==> flow/design.v <==
module bldc_esc #(parameter DATA_WIDTH = 16,parameter debounce = 3)(
  input clk,              		 
  input reset,            		 
  input pwm_en,						 
  input encoder_a,  				 
  input encoder_b,  				 
  input [DATA_WIDTH-1:0] pwm_period,	 
  input [DATA_WIDTH-1:0] period_reference,	 
  input [DATA_WIDTH-1:0] Kp_ext, 
  input [DATA_WIDTH-1:0] Ki_ext, 
  input [DATA_WIDTH-1:0] Kd_ext, 
  input override_internal_pid,		 
  output reg motor_positive,   		 
  output reg motor_negative 			 
);
  reg motor_pwm;
  reg [DATA_WIDTH-1:0] pwm_counter;
  reg [DATA_WIDTH-1:0] pwm_duty_cycle;
  reg [1:0]encoder_state;
  reg [1:0]prev_encoder_state;
  reg [1:0]pwm_direction;
  reg [DATA_WIDTH-1:0] period_speed ; 
  reg [DATA_WIDTH-1:0] speed_ctr;
  reg [DATA_WIDTH-1:0] Kp ;
  reg [DATA_WIDTH-1:0] Ki ;
  reg [DATA_WIDTH-1:0] Kd ;
  reg signed[DATA_WIDTH-1:0] error;
  reg signed[(DATA_WIDTH)-1:0] integral;
  reg signed[DATA_WIDTH-1:0] derivative;
  reg signed [(DATA_WIDTH)-1:0] pid_output;
  reg signed[DATA_WIDTH-1:0] previous_error;
  reg [2:0] encoder_a_shift_reg;
  reg encoder_a_reg;
  reg [2:0] encoder_b_shift_reg;
  reg encoder_b_reg;
 always @(posedge clk or posedge reset) begin
    if (reset) begin
        integral <= 16'b0;
        pwm_counter <= {DATA_WIDTH{1'b0}};
        encoder_state <= 2'b0;
        prev_encoder_state <= 2'b0;
        pwm_direction<=2'b00;
        motor_positive<=1'b0;
        motor_negative<=1'b0;
        Kp <= 16'd1;
        Ki <= 16'd0;
        Kd <= 16'd0;
        speed_ctr<={DATA_WIDTH{1'b0}};
        previous_error <= {DATA_WIDTH{1'b0}};
        error<=8'b0;
        period_speed <= 16'b0;
        pid_output <= 16'b0;
        derivative <= 16'b0;
        pwm_duty_cycle <= 16'b0;
        motor_pwm <= 1'b0;
        encoder_a_shift_reg <= 3'b0;
        encoder_a_reg <= 1'b0;
        encoder_b_shift_reg <= 3'b0;
        encoder_b_reg <= 1'b0;
    end 
    else begin
        encoder_a_shift_reg <= {encoder_a_shift_reg[debounce-2:0],encoder_a};
        if (encoder_a_shift_reg == {debounce{1'b0}} || encoder_a_shift_reg == {debounce{1'b1}})begin
            encoder_a_reg <= encoder_a_shift_reg[0];
        end
        encoder_b_shift_reg <= {encoder_b_shift_reg[debounce-2:0],encoder_b};
        if (encoder_b_shift_reg == {debounce{1'b0}} || encoder_b_shift_reg == {debounce{1'b1}})begin
            encoder_b_reg <= encoder_b_shift_reg[0];
        end
        pid_output <= Kp * error + Ki * integral + Kd * derivative;	 
        if(pid_output<1) begin			 
			pwm_duty_cycle<=pwm_period;
		end 
		else if (pid_output>pwm_period) begin	 
			pwm_duty_cycle<=1;
		end 
		else begin
			pwm_duty_cycle<= pid_output;	 
		end
        derivative <= error - previous_error;
        if (integral + error > 2047) begin  
            integral <= 2047;  
        end 
        else if (integral + error < -2048) begin
            integral <= -2048; 
        end 
        else begin
            integral <= integral + error;  
        end
        previous_error<=error;
        error <= period_reference - period_speed;
        motor_pwm <= (pwm_counter < pwm_duty_cycle) & pwm_en;  
        if (pwm_counter == pwm_period) begin
            pwm_counter <= 16'd0;
        end
        else begin
            pwm_counter <= pwm_counter + 1;
        end
        encoder_state <= {encoder_a_reg, encoder_b_reg};
        prev_encoder_state <= encoder_state;
        case ({encoder_state, prev_encoder_state})
            4'b0100, 4'b1101,4'b1011: begin 
                pwm_direction<=2'b10;
            end
            4'b1000,4'b1110,4'b0111: begin 
                pwm_direction<=2'b01;
            end
            4'b1100, 4'b0011, 4'b1001,4'b0110: begin 
                pwm_direction<=2'b00;
            end
            default: begin
                pwm_direction<=pwm_direction; 
            end
        endcase
        if(pwm_en==1'b0)begin
            motor_positive<=1'b0;
            motor_negative<=1'b0;
		end 
		else begin
            case(pwm_direction)
                2'b00: begin
      				if(period_reference>32767) begin  
						motor_positive<=1'b0;
						motor_negative<=motor_pwm;
					end
					else begin
						motor_positive<=motor_pwm;
						motor_negative<=1'b0;
					end
                end 
                2'b01:begin
                    motor_positive<=1'b0;
                    motor_negative<=motor_pwm;
                end
                2'b10:begin
                    motor_positive<=motor_pwm;
                    motor_negative<=1'b0;
                end
                default: begin
                    motor_positive <= 1'b0;
                    motor_negative <= 1'b0;
                end
            endcase
        end
		if(override_internal_pid) begin
			Kp<=Kp_ext;
			Ki<=Ki_ext;
			Kd<=Kd_ext;
		end 
		else begin
			Kp<=Kp;
			Ki<=Ki;
			Kd<=Kd;
		end
      if((prev_encoder_state[0]==1'b0 && encoder_a_reg==1'b1) || speed_ctr==16'h00ff) begin
            period_speed<=speed_ctr;
            speed_ctr<={DATA_WIDTH{1'b0}};
        end else begin
            speed_ctr<=speed_ctr+1;
        end
    end
 end
endmodule
* Reports on bldc_esc
Each step is given for the RTL above and for the edited RTL.
"unedited" refers to lines of the RTL above, "edited" to lines of the edited file.
"change": "edited" minus "unedited" as printed here.
Operators carry their Yosys type and port widths (W data, S select, Z words).
Not given: -
- Design top :: bldc_esc
- Clock port :: clk
- Standard-cell library :: sky130hd
- Timing corner :: tt_025C_1v80

* Edit of the RTL
Unified diff, file above to edited file.
A script made this edit. It changes what the design does and was not meant as an optimisation.
#+begin_src diff
@@ -10,8 +10,10 @@
   input [DATA_WIDTH-1:0] Ki_ext, 
   input [DATA_WIDTH-1:0] Kd_ext, 
-  input override_internal_pid,		 
+  input override_internal_pid_ext,		 
   output reg motor_positive,   		 
   output reg motor_negative 			 
 );
+  reg override_internal_pid;
+  always @(posedge clk) override_internal_pid <= override_internal_pid_ext;
   reg motor_pwm;
   reg [DATA_WIDTH-1:0] pwm_counter;
#+end_src

* Word level
Source: Yosys, flattened and elaborated, memories not mapped. Widths are those after wreduce. Registers that Yosys merges into a memory's read port (data or address) are not register bits. Print and check cells do not count.
** Storage and ports
- output and inout bits :: unedited 2, edited 2, change 0
- bits of input ports :: unedited 86, edited 86, change 0
- flip-flop bits (word level) :: unedited 209, edited 210, change +1
** Cells by class
- $lt $le $gt $ge :: unedited 6, edited 6, change 0
- mux-type cells :: unedited 13, edited 13, change 0
- reduce/logical cells :: unedited 11, edited 11, change 0
- equal/unequal tests :: unedited 16, edited 16, change 0
- bitwise gates (word level) :: unedited 2, edited 2, change 0
- multipliers :: unedited 3, edited 3, change 0
- $add $sub $neg :: unedited 8, edited 8, change 0
** Operators with widths
- $eq A4 B4 Y1 const B :: unedited 6, edited 6, change 0
- $mux W16 :: unedited 6, edited 6, change 0
- $mux W1 :: unedited 4, edited 4, change 0
- $add A16 B16 Y16 :: unedited 3, edited 3, change 0
- $eq A4 B3 Y1 const B :: unedited 3, edited 3, change 0
- $logic_or A1 B1 Y1 :: unedited 3, edited 3, change 0
- $mul A16 B16 Y16 :: unedited 3, edited 3, change 0
- $add A16 B1 Y16 const B :: unedited 2, edited 2, change 0
- $eq A3 B3 Y1 const B :: unedited 2, edited 2, change 0
- $logic_not A3 Y1 :: unedited 2, edited 2, change 0
- $pmux W1 S2 :: unedited 2, edited 2, change 0
- $reduce_or A3 Y1 :: unedited 2, edited 2, change 0
- $sub A16 B16 Y16 :: unedited 2, edited 2, change 0
- $add A16 B16 Y17 :: unedited 1, edited 1, change 0
- $and A1 B1 Y1 :: unedited 1, edited 1, change 0
- $eq A16 B16 Y1 :: unedited 1, edited 1, change 0
- $eq A16 B8 Y1 const B :: unedited 1, edited 1, change 0
- $eq A2 B1 Y1 const B :: unedited 1, edited 1, change 0
- $eq A2 B2 Y1 const B :: unedited 1, edited 1, change 0
- $eq A4 B2 Y1 const B :: unedited 1, edited 1, change 0
- $gt A16 B15 Y1 const B :: unedited 1, edited 1, change 0
- $gt A16 B16 Y1 :: unedited 1, edited 1, change 0
- $gt A17 B12 Y1 const B :: unedited 1, edited 1, change 0
- $logic_and A1 B1 Y1 :: unedited 1, edited 1, change 0
- $logic_not A2 Y1 :: unedited 1, edited 1, change 0
- $lt A16 B16 Y1 :: unedited 1, edited 1, change 0
- $lt A16 B2 Y1 const B :: unedited 1, edited 1, change 0
- $lt A17 B12 Y1 const B :: unedited 1, edited 1, change 0
The list need not be complete.

* Longest topological paths
Depth = most cells in a row (Yosys ltp): at word level without a register or memory, in the mapped netlist without a sequential cell, where the memories' decode and read muxes count.
** Logic depth
- word-level depth :: unedited 4, edited 4, change 0
- ABC_AREA :: unedited 0, edited 0
- gate-level depth with buffers :: unedited 25, edited 26, change +1

* Synthesis result
Source: synth_stat.txt of the flow (Yosys; design flattened, memories mapped). It holds for the ABC_AREA given above (unset counts as 0); a run with the other value may have another netlist.
** Synthesis totals
- chip area (Yosys) (µm²) :: unedited 22750.6, edited 22798.1, change +47.5
- flip-flop cells :: unedited 210, edited 211, change +1
- cell count :: unedited 2364, edited 2367, change +3
- buffers :: unedited 65, edited 68, change +3
** Cell types
- sky130_fd_sc_hd__o21ai_2 :: unedited 9, edited 0, change -9
- sky130_fd_sc_hd__a21oi_2 :: unedited 1, edited 10, change +9
- sky130_fd_sc_hd__nand2_1 :: unedited 203, edited 211, change +8
- sky130_fd_sc_hd__inv_1 :: unedited 492, edited 487, change -5
- sky130_fd_sc_hd__xnor2_1 :: unedited 136, edited 131, change -5
- sky130_fd_sc_hd__a211oi_1 :: unedited 8, edited 3, change -5
- sky130_fd_sc_hd__nand3_1 :: unedited 27, edited 23, change -4
- sky130_fd_sc_hd__o21ai_1 :: unedited 6, edited 2, change -4
- sky130_fd_sc_hd__and2_1 :: unedited 266, edited 269, change +3
- sky130_fd_sc_hd__nor3_1 :: unedited 20, edited 17, change -3
- sky130_fd_sc_hd__and3_1 :: unedited 16, edited 13, change -3
- sky130_fd_sc_hd__or3_1 :: unedited 11, edited 8, change -3
- sky130_fd_sc_hd__a21o_1 :: unedited 6, edited 9, change +3
- sky130_fd_sc_hd__nor2_1 :: unedited 76, edited 78, change +2
- sky130_fd_sc_hd__clkbuf_1 :: unedited 60, edited 62, change +2
- sky130_fd_sc_hd__a21oi_1 :: unedited 47, edited 49, change +2
- sky130_fd_sc_hd__o21ai_0 :: unedited 44, edited 42, change -2
- sky130_fd_sc_hd__nor4_1 :: unedited 10, edited 8, change -2
The list need not be complete.

* Timing after synthesis
Path of least setup slack by OpenSTA after synthesis, without wires, with an ideal clock, recovery checks aside; 20% of the period is set as input and as output delay. Where synthesis merged equal registers, the netlist keeps one of their names.
** Timing path post-synthesis
- path kind :: unedited register -> register, edited register -> register
- start point :: unedited register error[3], edited register error[3]
- end point :: unedited register pid_output[15], edited register pid_output[15]
- buffers on the path :: unedited 1, edited 1, change 0
- period (ps) :: unedited 8000, edited 8000, change 0
- slack (ps) :: unedited 1336, edited 1324, change -12
- delay of the path (ps) :: unedited 6664, edited 6676, change +12
- stages on the path :: unedited 25, edited 25, change 0
- launch time at the first pin (ps) :: unedited 0, edited 0, change 0
- arrival (ps) :: unedited 6584, edited 6542, change -42
- setup time (ps) :: unedited 80, edited 134, change +54
- synthesis period reached (ps) :: unedited 6664, edited 6676, change +12
"delay of the path" is the arrival time less input delay plus setup time.
"stages on the path": output pins that drive a net of the path, with the launching flip-flop's if there is one; two outputs of one cell count as two.
"synthesis period reached" = period - worst setup slack (recovery checks aside). The figure is calculated, with input and output delays left at 20% of the set period.
Between the ends stands the longest chain of elaborated cells between them, by number of cells; it is not shown to be the way that was timed. Of several equally long chains one is given.
A line is the first line of the expression or statement that the cell stems from. Yosys adds cells for indexed reads and writes and turns some case tables into memories.
On the way, post-synthesis, unedited:
- Cells stage by stage :: sky130_fd_sc_hd__dfrtp_1 -> sky130_fd_sc_hd__clkbuf_1 -> sky130_fd_sc_hd__and2_1 -> sky130_fd_sc_hd__fa_1 -> sky130_fd_sc_hd__inv_1 -> sky130_fd_sc_hd__fa_1 -> sky130_fd_sc_hd__fa_1 -> sky130_fd_sc_hd__inv_1 -> sky130_fd_sc_hd__fa_1 -> sky130_fd_sc_hd__inv_1 -> sky130_fd_sc_hd__fa_1 -> sky130_fd_sc_hd__inv_1 -> sky130_fd_sc_hd__fa_1 -> sky130_fd_sc_hd__fa_1 -> sky130_fd_sc_hd__fa_1 -> sky130_fd_sc_hd__inv_1 -> sky130_fd_sc_hd__fa_1 -> sky130_fd_sc_hd__inv_1 -> sky130_fd_sc_hd__ha_1 -> sky130_fd_sc_hd__inv_1 -> sky130_fd_sc_hd__o21bai_1 -> sky130_fd_sc_hd__a21oi_1 -> sky130_fd_sc_hd__o21ai_0 -> sky130_fd_sc_hd__o41ai_1 -> sky130_fd_sc_hd__xnor2_1
- Cells in the longest elaborated chain :: 3
** RTL lines, path post-synthesis, unedited
- start, declared :: RTL line 27 : reg signed[DATA_WIDTH-1:0] error;
- start, assigned :: RTL line 50 : error<=8'b0;
- start, assigned :: RTL line 91 : error <= period_reference - period_speed;
- $mul A16 B16 Y16 :: RTL line 70 : pid_output <= Kp * error + Ki * integral + Kd * derivative;
- $add A16 B16 Y16 x2 :: RTL line 70
- end, assigned :: RTL line 52 : pid_output <= 16'b0;
- end, assigned :: RTL line 70
- end, declared :: RTL line 30 : reg signed [(DATA_WIDTH)-1:0] pid_output;
On the way, post-synthesis, edited:
- Cells stage by stage :: sky130_fd_sc_hd__dfrtp_1 -> sky130_fd_sc_hd__clkbuf_1 -> sky130_fd_sc_hd__and2_1 -> sky130_fd_sc_hd__fa_1 -> sky130_fd_sc_hd__inv_1 -> sky130_fd_sc_hd__fa_1 -> sky130_fd_sc_hd__fa_1 -> sky130_fd_sc_hd__inv_1 -> sky130_fd_sc_hd__fa_1 -> sky130_fd_sc_hd__inv_1 -> sky130_fd_sc_hd__fa_1 -> sky130_fd_sc_hd__inv_1 -> sky130_fd_sc_hd__fa_1 -> sky130_fd_sc_hd__fa_1 -> sky130_fd_sc_hd__fa_1 -> sky130_fd_sc_hd__inv_1 -> sky130_fd_sc_hd__fa_1 -> sky130_fd_sc_hd__inv_1 -> sky130_fd_sc_hd__ha_1 -> sky130_fd_sc_hd__inv_1 -> sky130_fd_sc_hd__o21bai_1 -> sky130_fd_sc_hd__a21oi_1 -> sky130_fd_sc_hd__o21ai_0 -> sky130_fd_sc_hd__o41ai_1 -> sky130_fd_sc_hd__xnor2_1
- Cells in the longest elaborated chain :: 3
** RTL lines, path post-synthesis, edited
- start, declared :: RTL line 29 : reg signed[DATA_WIDTH-1:0] error;
- start, assigned :: RTL line 52 : error<=8'b0;
- start, assigned :: RTL line 93 : error <= period_reference - period_speed;
- $mul A16 B16 Y16 :: RTL line 72 : pid_output <= Kp * error + Ki * integral + Kd * derivative;
- $add A16 B16 Y16 x2 :: RTL line 72
- end, assigned :: RTL line 54 : pid_output <= 16'b0;
- end, assigned :: RTL line 72
- end, declared :: RTL line 32 : reg signed [(DATA_WIDTH)-1:0] pid_output;

* Worst path after layout
Path of least setup slack in the final report of the runs of pair A (OpenROAD, finished layout, wires in). Where an end is a register, its clock arrival counts in the times.
The path's times are printed in steps of 10 ps; the period is the one set.
** Timing path after layout
- path kind :: unedited register -> register, edited register -> register
- start point :: unedited register error[6], edited register Kd[6]
- end point :: unedited register pid_output[15], edited register pid_output[15]
- slack (ps) :: unedited 280, edited 230, change -50
- buffers on the path :: unedited 0, edited 1, change +1
- launch time at the first pin (ps) :: unedited 580, edited 550, change -30
- period (ps) :: unedited 7400, edited 7400, change 0
- stages on the path :: unedited 24, edited 23, change -1
- setup time (ps) :: unedited 130, edited 70, change -60
- arrival (ps) :: unedited 7550, edited 7670, change +120
Between the ends stands the longest chain of elaborated cells between them, by number of cells; it is not shown to be the way that was timed. Of several equally long chains one is given.
At most two assigning lines are given for a register; there are more.
On the way, after layout, unedited:
- Cells stage by stage :: sky130_fd_sc_hd__dfrtp_1 -> sky130_fd_sc_hd__nand2_1 -> sky130_fd_sc_hd__fa_1 -> sky130_fd_sc_hd__inv_1 -> sky130_fd_sc_hd__fa_1 -> sky130_fd_sc_hd__inv_1 -> sky130_fd_sc_hd__fa_1 -> sky130_fd_sc_hd__inv_1 -> sky130_fd_sc_hd__fa_1 -> sky130_fd_sc_hd__inv_1 -> sky130_fd_sc_hd__fa_1 -> sky130_fd_sc_hd__fa_1 -> sky130_fd_sc_hd__fa_1 -> sky130_fd_sc_hd__inv_1 -> sky130_fd_sc_hd__fa_1 -> sky130_fd_sc_hd__inv_1 -> sky130_fd_sc_hd__fa_1 -> sky130_fd_sc_hd__xnor2_1 -> sky130_fd_sc_hd__xnor2_1 -> sky130_fd_sc_hd__xnor2_1 -> sky130_fd_sc_hd__xnor2_1 -> sky130_fd_sc_hd__xnor2_1 -> sky130_fd_sc_hd__xnor2_1 -> sky130_fd_sc_hd__xnor2_1
- Cells in the longest elaborated chain :: 3
** RTL lines, path after layout, unedited
- start, declared :: RTL line 27 : reg signed[DATA_WIDTH-1:0] error;
- start, assigned :: RTL line 50 : error<=8'b0;
- start, assigned :: RTL line 91 : error <= period_reference - period_speed;
- $mul A16 B16 Y16 :: RTL line 70 : pid_output <= Kp * error + Ki * integral + Kd * derivative;
- $add A16 B16 Y16 x2 :: RTL line 70
- end, assigned :: RTL line 52 : pid_output <= 16'b0;
- end, assigned :: RTL line 70
- end, declared :: RTL line 30 : reg signed [(DATA_WIDTH)-1:0] pid_output;
On the way, after layout, edited:
- Cells stage by stage :: sky130_fd_sc_hd__dfrtp_1 -> sky130_fd_sc_hd__buf_4 -> sky130_fd_sc_hd__and2_1 -> sky130_fd_sc_hd__fa_1 -> sky130_fd_sc_hd__fa_1 -> sky130_fd_sc_hd__inv_1 -> sky130_fd_sc_hd__fa_1 -> sky130_fd_sc_hd__fa_1 -> sky130_fd_sc_hd__fa_1 -> sky130_fd_sc_hd__fa_1 -> sky130_fd_sc_hd__fa_1 -> sky130_fd_sc_hd__inv_1 -> sky130_fd_sc_hd__fa_1 -> sky130_fd_sc_hd__inv_1 -> sky130_fd_sc_hd__fa_1 -> sky130_fd_sc_hd__xnor2_1 -> sky130_fd_sc_hd__xnor2_1 -> sky130_fd_sc_hd__xnor2_1 -> sky130_fd_sc_hd__xnor2_1 -> sky130_fd_sc_hd__xnor2_1 -> sky130_fd_sc_hd__xnor2_1 -> sky130_fd_sc_hd__xnor2_2 -> sky130_fd_sc_hd__xnor2_1
- Cells in the longest elaborated chain :: 2
** RTL lines, path after layout, edited
- start, declared :: RTL line 28 : reg [DATA_WIDTH-1:0] Kd ;
- start, assigned :: RTL line 150 : Kd<=Kd_ext;
- start, assigned :: RTL line 155 : Kd<=Kd;
- $mul A16 B16 Y16 :: RTL line 72 : pid_output <= Kp * error + Ki * integral + Kd * derivative;
- $add A16 B16 Y16 :: RTL line 72
- end, assigned :: RTL line 54 : pid_output <= 16'b0;
- end, assigned :: RTL line 72
- end, declared :: RTL line 32 : reg signed [(DATA_WIDTH)-1:0] pid_output;

* Layout results
Runs of the flow (Yosys, OpenROAD) on both versions; the two runs of a pair have the same settings. The constraints put input and output delay at 20% of the set period each and load the outputs with 0.01 pF.
Flow settings, pair A:
- CORE_UTILIZATION :: 40
- PLACE_DENSITY :: 0.6
- period_ns :: 7.4
- CAP_MARGIN :: 20
- CORE_MARGIN :: 2
- SLEW_MARGIN :: 20
** Final reports, pair A
- smallest hold slack (ps) :: unedited 372, edited 372, change 0
- mapped cell area after synthesis (µm²) :: unedited 22750.6, edited 22798.1, change +47.5
- standard-cell area after routing (µm²) :: unedited 25519.5, edited 25599.6, change +80.1
- full die area (µm²) :: unedited 58799.0, edited 58920.3, change +121.3
- worst slack on setup checks (ps) :: unedited 279, edited 231, change -48
- utilization after layout (%) :: unedited 45.3, edited 45.4, change +0.1
- total negative setup slack (ps) :: unedited 0, edited 0, change 0
Flow settings, pair B:
- ABC_AREA :: 1
- CORE_MARGIN :: 3
- CORE_UTILIZATION :: 64
- CTS_CLUSTER_DIAMETER :: 369
- CTS_CLUSTER_SIZE :: 71
- GPL_TIMING_DRIVEN :: 1
- MIN_ROUTING_LAYER :: met1
- PLACE_DENSITY_LB_ADDON :: 0.02
- SLEW_MARGIN :: 25
- period_ns :: 13.1
- CAP_MARGIN :: 20
** Final reports, pair B
- smallest hold slack (ps) :: unedited 410, edited 399, change -11
- mapped cell area after synthesis (µm²) :: unedited 23879.2, edited 24119.4, change +240.2
- standard-cell area after routing (µm²) :: unedited 25241.7, edited 25461.9, change +220.2
- full die area (µm²) :: unedited 39664.7, edited 40052.0, change +387.3
- worst slack on setup checks (ps) :: unedited 5884, edited 5690, change -194
- utilization after layout (%) :: unedited 68.8, edited 69.1, change +0.3
- total negative setup slack (ps) :: unedited 0, edited 0, change 0
